==> flow/design.v <==
module Booth4(
    input   wire    [63:0]  A,
    input   wire    [2:0]   B_pp,
    output  reg     [64:0]  PP,
    output  wire    E,
    output  wire    S
);
    assign E = ((B_pp == 3'b000) || (A[63] == B_pp[2])) && (B_pp != 3'b111);
    assign S = B_pp[2];
    always @ (*) begin
        case (B_pp)
            3'b000: PP = 65'b0;
            3'b001: PP = {A[63], A};
            3'b010: PP = {A[63], A};
            3'b011: PP = {A, 1'b0};
            3'b100: PP = ~{A, 1'b0};
            3'b101: PP = ~{A[63], A};
            3'b110: PP = ~{A[63], A};
            3'b111: PP = ~65'b0;
        endcase
    end
endmodule
module booth_mul64(
    input   wire    clk,
    input   wire    nrst,
    input   wire    [63:0]  A,
    input   wire    [63:0]  B,
    output  reg     [127:0] P,
    input   wire    start,
    output  wire    ready
);
    localparam S_IDLE = 2'b00;
    localparam S_LOAD = 2'b01;
    localparam S_BUSY = 2'b10;
    localparam S_FINISH = 2'b11;
    reg [1:0] STATE;
    reg [1:0] next_state;
    reg [5:0] count;
    assign ready = (STATE == S_IDLE);
    reg [63:0] A_buf;
    reg [64:0] B_buf;
    reg [67:0] P_cur;
    reg [63:0] P_sft;
    reg [63:0] Ss;
    wire [64:0] PP;
    wire E, S;
    Booth4 enc(A_buf, B_buf[2:0], PP, E, S);
    always @ (*) begin
        next_state = STATE;
        if (STATE == S_IDLE && start == 1'b1)
            next_state = S_LOAD;
        if (STATE == S_LOAD)
            next_state = S_BUSY;
        if (STATE == S_BUSY && count == 6'd31)
            next_state = S_FINISH;
        if (STATE == S_FINISH)
            next_state = S_IDLE;
    end
    always @ (posedge clk or negedge nrst) begin
        if (~nrst) begin
            STATE <= S_IDLE;
        end
        else begin
            STATE <= next_state;
        end
    end
    always @ (posedge clk or negedge nrst) begin
        if (~nrst) begin
            count <= 6'd0;
        end
        else begin
            if (STATE == S_BUSY)
                count <= count + 1;
            else
                count <= 6'd0;
        end
    end
    always @ (posedge clk or negedge nrst) begin
        if (~nrst) begin
            A_buf <= 64'd0;
            B_buf <= 64'd0;
        end
        else begin
            if (next_state == S_LOAD) begin
                A_buf <= A;
                B_buf <= {B, 1'b0};
            end
            else if (STATE == S_BUSY) begin
                B_buf <= B_buf >> 2;
            end
        end
    end
    always @ (posedge clk or negedge nrst) begin
        if (~nrst) begin
            P_cur <= 68'd0;
            P_sft <= 64'd0;
        end
        else begin
            if (STATE == S_BUSY) begin
                if (count == 6'd0)
                    {P_cur, P_sft} <= {(P_cur + {E, ~E, ~E, PP}), P_sft} >> 2;
                else
                    {P_cur, P_sft} <= {(P_cur + {1'b1, E, PP}), P_sft} >> 2;
            end
            else begin
                P_cur <= 68'd0;
                P_sft <= 64'd0;
            end
        end
    end
    always @ (posedge clk or negedge nrst) begin
        if (~nrst) begin
            Ss <= 64'b0;
        end
        else begin
            if (STATE == S_BUSY) begin
                Ss <= {1'b0, S, Ss[63:2]};
            end
            else begin
                Ss <= 64'd0;
            end
        end
    end
    always @ (posedge clk or negedge nrst) begin
        if (~nrst) begin
            P <= 128'd0;
        end
        else begin
            if (STATE == S_FINISH) begin
                P <= {P_cur[63:0], P_sft} + Ss;
            end
            else if (next_state == S_LOAD) begin
                P <= 128'd0;
            end
        end
    end
endmodule
# Step by step through the tools: booth_mul64
# The steps from the RTL of booth_mul64 to its reports follow in flow order.
# Line numbers count from 1 in the design file above.
# Cell names lack the library's common part.
# Not given: -
dict set report design {
  design {booth_mul64}
  clock_port {clk}
  lib {sky130hd}
  pvt_corner {tt_025C_1v80}
}

# After elaboration
# Counts by Yosys on the flattened word-level netlist (proc, flatten, opt, wreduce; memories kept). Register bits leave out memories and registers merged into their read ports (data or address). Print and check cells are left out. Cells with the same type and inputs are merged into one.
dict set report bits {
  word_cells 55
  mem_bits_ro 0
  ff_bits 458
  latchBits 0
  inputBits 131
  output_inout_bits 129
  ramBits 0
  n_memories 0
  clocked_rd_ports_x_width 0
}
dict set report op_classes {
  equal 14
  cmp 0
  n_mux 15
  n_addsub 4
  bitwise 3
  n_shift 0
  reduce_logical 11
  div 0
  multipliers 0
}
# operator count
set op_table {}
lappend op_table {{parallel mux 65 bit (select 6 bit)} 1}
lappend op_table {{two-way mux 128 bit} 2}
lappend op_table {{two-way mux 66 bit} 2}
lappend op_table {{NOT 65 bit} 2}
lappend op_table {{two-way mux 65 bit} 2}
lappend op_table {{adder 128 x 63 -> 128 bit} 1}
lappend op_table {{two-way mux 64 bit} 2}
lappend op_table {{adder 66 x 67 -> 68 bit} 1}
lappend op_table {{adder 66 x 68 -> 68 bit} 1}
lappend op_table {{two-way mux 63 bit} 1}
lappend op_table {{== test 3 bit with constant B} 4}
lappend op_table {{two-way mux 2 bit} 4}
lappend op_table {{== test 3 x 2 -> 1 bit with constant B} 2}
lappend op_table {{adder 6 x 1 -> 6 bit with constant B} 1}
lappend op_table {{== test 6 x 5 -> 1 bit with constant B} 1}
lappend op_table {{zero test 6 bit} 1}
lappend op_table {{two-way mux 6 bit} 1}
lappend op_table {{== test 2 x 1 -> 1 bit with constant B} 2}
lappend op_table {{== test 2 bit with constant B} 2}
lappend op_table {{nonzero test 2 bit} 2}
lappend op_table {{OR reduction 2 bit} 2}
lappend op_table {{logical AND 1 bit} 3}
lappend op_table {{== test 3 x 1 -> 1 bit with constant B} 1}
lappend op_table {{inequality test 3 bit with constant B} 1}
lappend op_table {{zero test 3 bit} 1}
lappend op_table {{zero test 2 bit} 1}
lappend op_table {{== test 1 bit} 1}
lappend op_table {{logical OR 1 bit} 1}
lappend op_table {{NOT 1 bit} 1}

# Longest topological paths
# Depth = most cells in a row (Yosys ltp): at word level without a register or memory, in the mapped netlist without a sequential cell, where the memories' decode and read muxes count.
dict set report logic_depth {
  depth_word 9
  abc_area 0
  depth_mapped 20
  mapped_depth_nobuf 17
}

# Synthesis result
# Source: synth_stat.txt of the flow (Yosys; design flattened, memories mapped). It holds for the ABC_AREA given above (unset counts as 0); a run with the other value may have another netlist.
# The area totals of this step are shown rounded.
dict set report mapped {
  seqArea_um2 10700
  flip_flops 429
  buffers 179
  cells 2898
  area_um2 25100
}
# type count area_total_um2
set types {}
lappend types {dfrtp_1 428 1.07E+04}
lappend types {nand2_1 534 2E+03}
lappend types {ha_1 103 1.29E+03}
lappend types {o21ai_0 229 1.15E+03}
lappend types {nor2_1 266 998.458}
lappend types {xnor2_1 107 937.149}
lappend types {a21oi_1 165 825.792}
lappend types {and2_1 116 725.696}
lappend types {xor2_1 82 718.189}
lappend types {mux2i_1 66 660.634}
lappend types {clkbuf_1 159 596.822}
lappend types {a221oi_1 67 586.813}
lappend types {o22ai_1 70 437.92}
lappend types {a21o_1 56 420.403}
lappend types {nand3_1 57 285.274}
lappend types {a31oi_1 36 225.216}
lappend types {nand4_1 33 206.448}
lappend types {and3_1 30 187.68}
# Other cell types: 56; their cells: 294.
# The figures by module come from a second, unflattened synthesis with its own total; it is not the netlist above.
dict set report hier_totals {
  hier_cells 2871
  area_unflattened_um2 25500
}
# Each row is one instance without its submodules.
# module n_inst mod_seq_area_um2 area_um2 n_cells
set modules {}
lappend modules {booth_mul64 1 10700 23200 2552}
lappend modules {Booth4 1 0.0 2270 319}

# Timing after synthesis
# OpenSTA on the mapped netlist: ideal clock, no wires. The path of least setup slack (recovery checks aside). Input and output delay are each 20% of the period. Register names are those of the netlist, which keeps one name where synthesis merged equal registers.
dict set report synth_timing {
  path_type {reg2reg}
  startpoint {register B_buf[1]}
  endpoint {register P_cur[63]}
  delay_ns 4.256
  path_slack_ns 1.745
  required_ns 5.872
  arrival_ns 4.128
  path_buffers 2
  setup_time_ns 0.128
  tclk_ns 6.0
  stages 19
  t_first_pin_ns 0.000
  period_less_setup_slack_ns 4.255
}
# "delay_ns" = arrival - input delay + setup time.
# "stages": output pins that drive a net of the path, with the launching flip-flop's if there is one; two outputs of one cell count as two.
# "period_less_setup_slack_ns" = period - worst setup slack (recovery checks aside). The figure is calculated, with input and output delays left at 20% of the set period.
# The rows between start and end are the longest chain of elaborated cells between them; the timing report does not say that the signal goes this way. Where chains are equally long, one stands for them.
# A line is the first line of the expression or statement that the cell stems from. Yosys adds cells for indexed reads and writes and turns some case tables into memories.
# At most two assigning lines are given for a register; there are more.
dict set report synth_via {
  cell_sequence {dfrtp_1 clkbuf_1 clkbuf_1 o22ai_1 nor2_1 nor2_1 a221oi_1 ha_1 a21oi_1 a2111oi_4 o21ai_2 o21ai_2 a21oi_2 o41a_1 o21a_1 o211ai_2 a31oi_1 o221ai_2 mux2_1}
  elab_chain_len 7
  cells_between 19
  classes_between {add/sub (2); eq/ne (8); mux (3); logic (1); reduce/logical (5)}
}
# item line
set synth_lines {}
lappend synth_lines {{start, declared} 41} ;# reg [64:0] B_buf;
lappend synth_lines {{start, assigned} 86} ;# B_buf <= {B, 1'b0};
lappend synth_lines {{start, assigned} 89} ;# B_buf <= B_buf >> 2;
lappend synth_lines {{zero test 3 bit} 8} ;# assign E = ((B_pp == 3'b000) || (A[63] == B_pp[2])) && (B_pp != 3'b111);
lappend synth_lines {{logical OR 1 bit} 8}
lappend synth_lines {{logical AND 1 bit} 8}
lappend synth_lines {{NOT 1 bit} 101} ;# {P_cur, P_sft} <= {(P_cur + {E, ~E, ~E, PP}), P_sft} >> 2;
lappend synth_lines {{adder 66 x 68 -> 68 bit} 101}
lappend synth_lines {{two-way mux 66 bit} 100} ;# if (count == 6'd0)
lappend synth_lines {{two-way mux 66 bit} 99} ;# if (STATE == S_BUSY) begin
lappend synth_lines {{end, assigned} 95} ;# P_cur <= 68'd0;
lappend synth_lines {{end, assigned} 106} ;# P_cur <= 68'd0;

# Timing after layout
# From the final timing report of stored run 1: the path of least setup slack in the routed layout; clock arrival at registers is part of the times.
dict set report layout_timing {
  path_type {reg2reg}
  startpoint {register B_buf[0]}
  endpoint {register P_cur[58]}
  tclk_ns 3.08
  path_slack_ns -1.17
  required_ns 3.54
  path_buffers 3
  arrival_ns 4.71
  stages 19
  setup_time_ns 0.10
  t_first_pin_ns 0.60
}
# The rows between start and end are the longest chain of elaborated cells between them; the timing report does not say that the signal goes this way. Where chains are equally long, one stands for them.
# At most two assigning lines are given for a register; there are more.
dict set report layout_via {
  cell_sequence {dfrtp_2 buf_4 buf_12 a21oi_1 nor2_1 nor2_1 a221oi_1 ha_1 nand2_1 nor4_2 buf_4 or4b_4 a211oi_4 o31ai_4 a31oi_4 nor3_4 o41ai_2 xnor2_1 nor2_1}
  elab_chain_len 6
  cells_between 15
  classes_between {add/sub (2); eq/ne (7); mux (3); reduce/logical (3)}
}
# item line
set layout_lines {}
lappend layout_lines {{start, declared} 41} ;# reg [64:0] B_buf;
lappend layout_lines {{start, assigned} 86} ;# B_buf <= {B, 1'b0};
lappend layout_lines {{start, assigned} 89} ;# B_buf <= B_buf >> 2;
lappend layout_lines {{== test 3 bit} 11} ;# case (B_pp)
lappend layout_lines {{OR reduction 2 bit} -}
lappend layout_lines {{parallel mux 65 bit (select 6 bit)} 11}
lappend layout_lines {{adder 66 x 67 -> 68 bit} 103} ;# {P_cur, P_sft} <= {(P_cur + {1'b1, E, PP}), P_sft} >> 2;
lappend layout_lines {{two-way mux 66 bit} 100} ;# if (count == 6'd0)
lappend layout_lines {{two-way mux 66 bit} 99} ;# if (STATE == S_BUSY) begin
lappend layout_lines {{end, assigned} 95} ;# P_cur <= 68'd0;
lappend layout_lines {{end, assigned} 106} ;# P_cur <= 68'd0;

# Flow runs of booth_mul64

Record of 2 stored runs of the RTL-to-layout flow on booth_mul64, platform sky130hd. The runs are unordered. Constraints: input delay and output delay 20% of the set period each, output load 0.01 pF.
By "clock_period_reached_ns" is meant the clock period of the run minus its worst setup slack. This is arithmetic on one report: input and output delays are still those of the set period (20% each).
"worst_setup_path_time_ns" means the part of the period allowed to the worst setup path (the constraints hold back 20% at inputs and 20% at outputs) less its slack; where the path has registers, the arrival times of their clocks count too.
"power_total_uw" is the tool's figure for a default switching activity; nothing was simulated.
The measured numbers are rounded.

# stored run 1
==> flow/run.sh <==
#!/bin/bash
# the make line also repeats the synthesis and layout settings of config.mk as NAME=value (left out here)
make -C /OpenROAD-flow-scripts/flow DESIGN_CONFIG=/design/flow/config.mk WORK_HOME=/design/flow/orfs CLKGATE_MAP_FILE= finish
==> flow/config.mk <==
export PLATFORM = sky130hd
export DESIGN_NAME = booth_mul64
export DESIGN_NICKNAME = booth_mul64
export VERILOG_FILES = /design/flow/design.v
export SDC_FILE = /design/flow/constraint.sdc
export NUM_CORES = 4
export LEC_CHECK = 0
export CAP_MARGIN = 20
export CELL_PAD_IN_SITES_DETAIL_PLACEMENT = 0
export CORE_MARGIN = 4
export CORE_UTILIZATION = 56
export CTS_CLUSTER_DIAMETER = 263
export CTS_CLUSTER_SIZE = 85
export PLACE_DENSITY = 0.65
export SETUP_SLACK_MARGIN = 0.32
export SLEW_MARGIN = 5
export TNS_END_PERCENT = 65
==> flow/constraint.sdc <==
create_clock -name core_clock -period 3.08 [get_ports {clk}]
set_input_delay 0.6160 -clock core_clock [delete_from_list [all_inputs] [get_ports {clk}]]
set_output_delay 0.6160 -clock core_clock [all_outputs]
set_load 0.01 [all_outputs]

==> stored run 1: results <==
yosys_chip_area_um2=25100
dieArea_um2=48200
layout_utilization_pct=78.5
worstSetupSlack_ns=-1.17
total_negative_slack_ns=-41.7
power_total_uw=32500
clock_period_reached_ns=4.249
worst_setup_path_time_ns=4.25
timing.worst_path_kind="reg2reg"

# stored run 2
==> flow/run.sh <==
#!/bin/bash
# the make line also repeats the synthesis and layout settings of config.mk as NAME=value (left out here)
make -C /OpenROAD-flow-scripts/flow DESIGN_CONFIG=/design/flow/config.mk WORK_HOME=/design/flow/orfs CLKGATE_MAP_FILE= finish
==> flow/config.mk <==
export PLATFORM = sky130hd
export DESIGN_NAME = booth_mul64
export DESIGN_NICKNAME = booth_mul64
export VERILOG_FILES = /design/flow/design.v
export SDC_FILE = /design/flow/constraint.sdc
export NUM_CORES = 4
export LEC_CHECK = 0
export ABC_AREA = 0
export CAP_MARGIN = 15
export CELL_PAD_IN_SITES_DETAIL_PLACEMENT = 0
export CORE_ASPECT_RATIO = 0.77
export CORE_MARGIN = 7
export CORE_UTILIZATION = 29
export CTS_CLUSTER_DIAMETER = 335
export CTS_CLUSTER_SIZE = 78
export GPL_TIMING_DRIVEN = 0
export HOLD_SLACK_MARGIN = 0.16
export MIN_ROUTING_LAYER = met1
export SLEW_MARGIN = 35
==> flow/constraint.sdc <==
create_clock -name core_clock -period 6.0 [get_ports {clk}]
set_input_delay 1.2000 -clock core_clock [delete_from_list [all_inputs] [get_ports {clk}]]
set_output_delay 1.2000 -clock core_clock [all_outputs]
set_load 0.01 [all_outputs]

==> stored run 2: results <==
yosys_chip_area_um2=25100
dieArea_um2=94900
layout_utilization_pct=34.6
worstSetupSlack_ns=0.260
total_negative_slack_ns=0.000
power_total_uw=12800
clock_period_reached_ns=5.740
worst_setup_path_time_ns=5.74
timing.worst_path_kind="reg2reg"
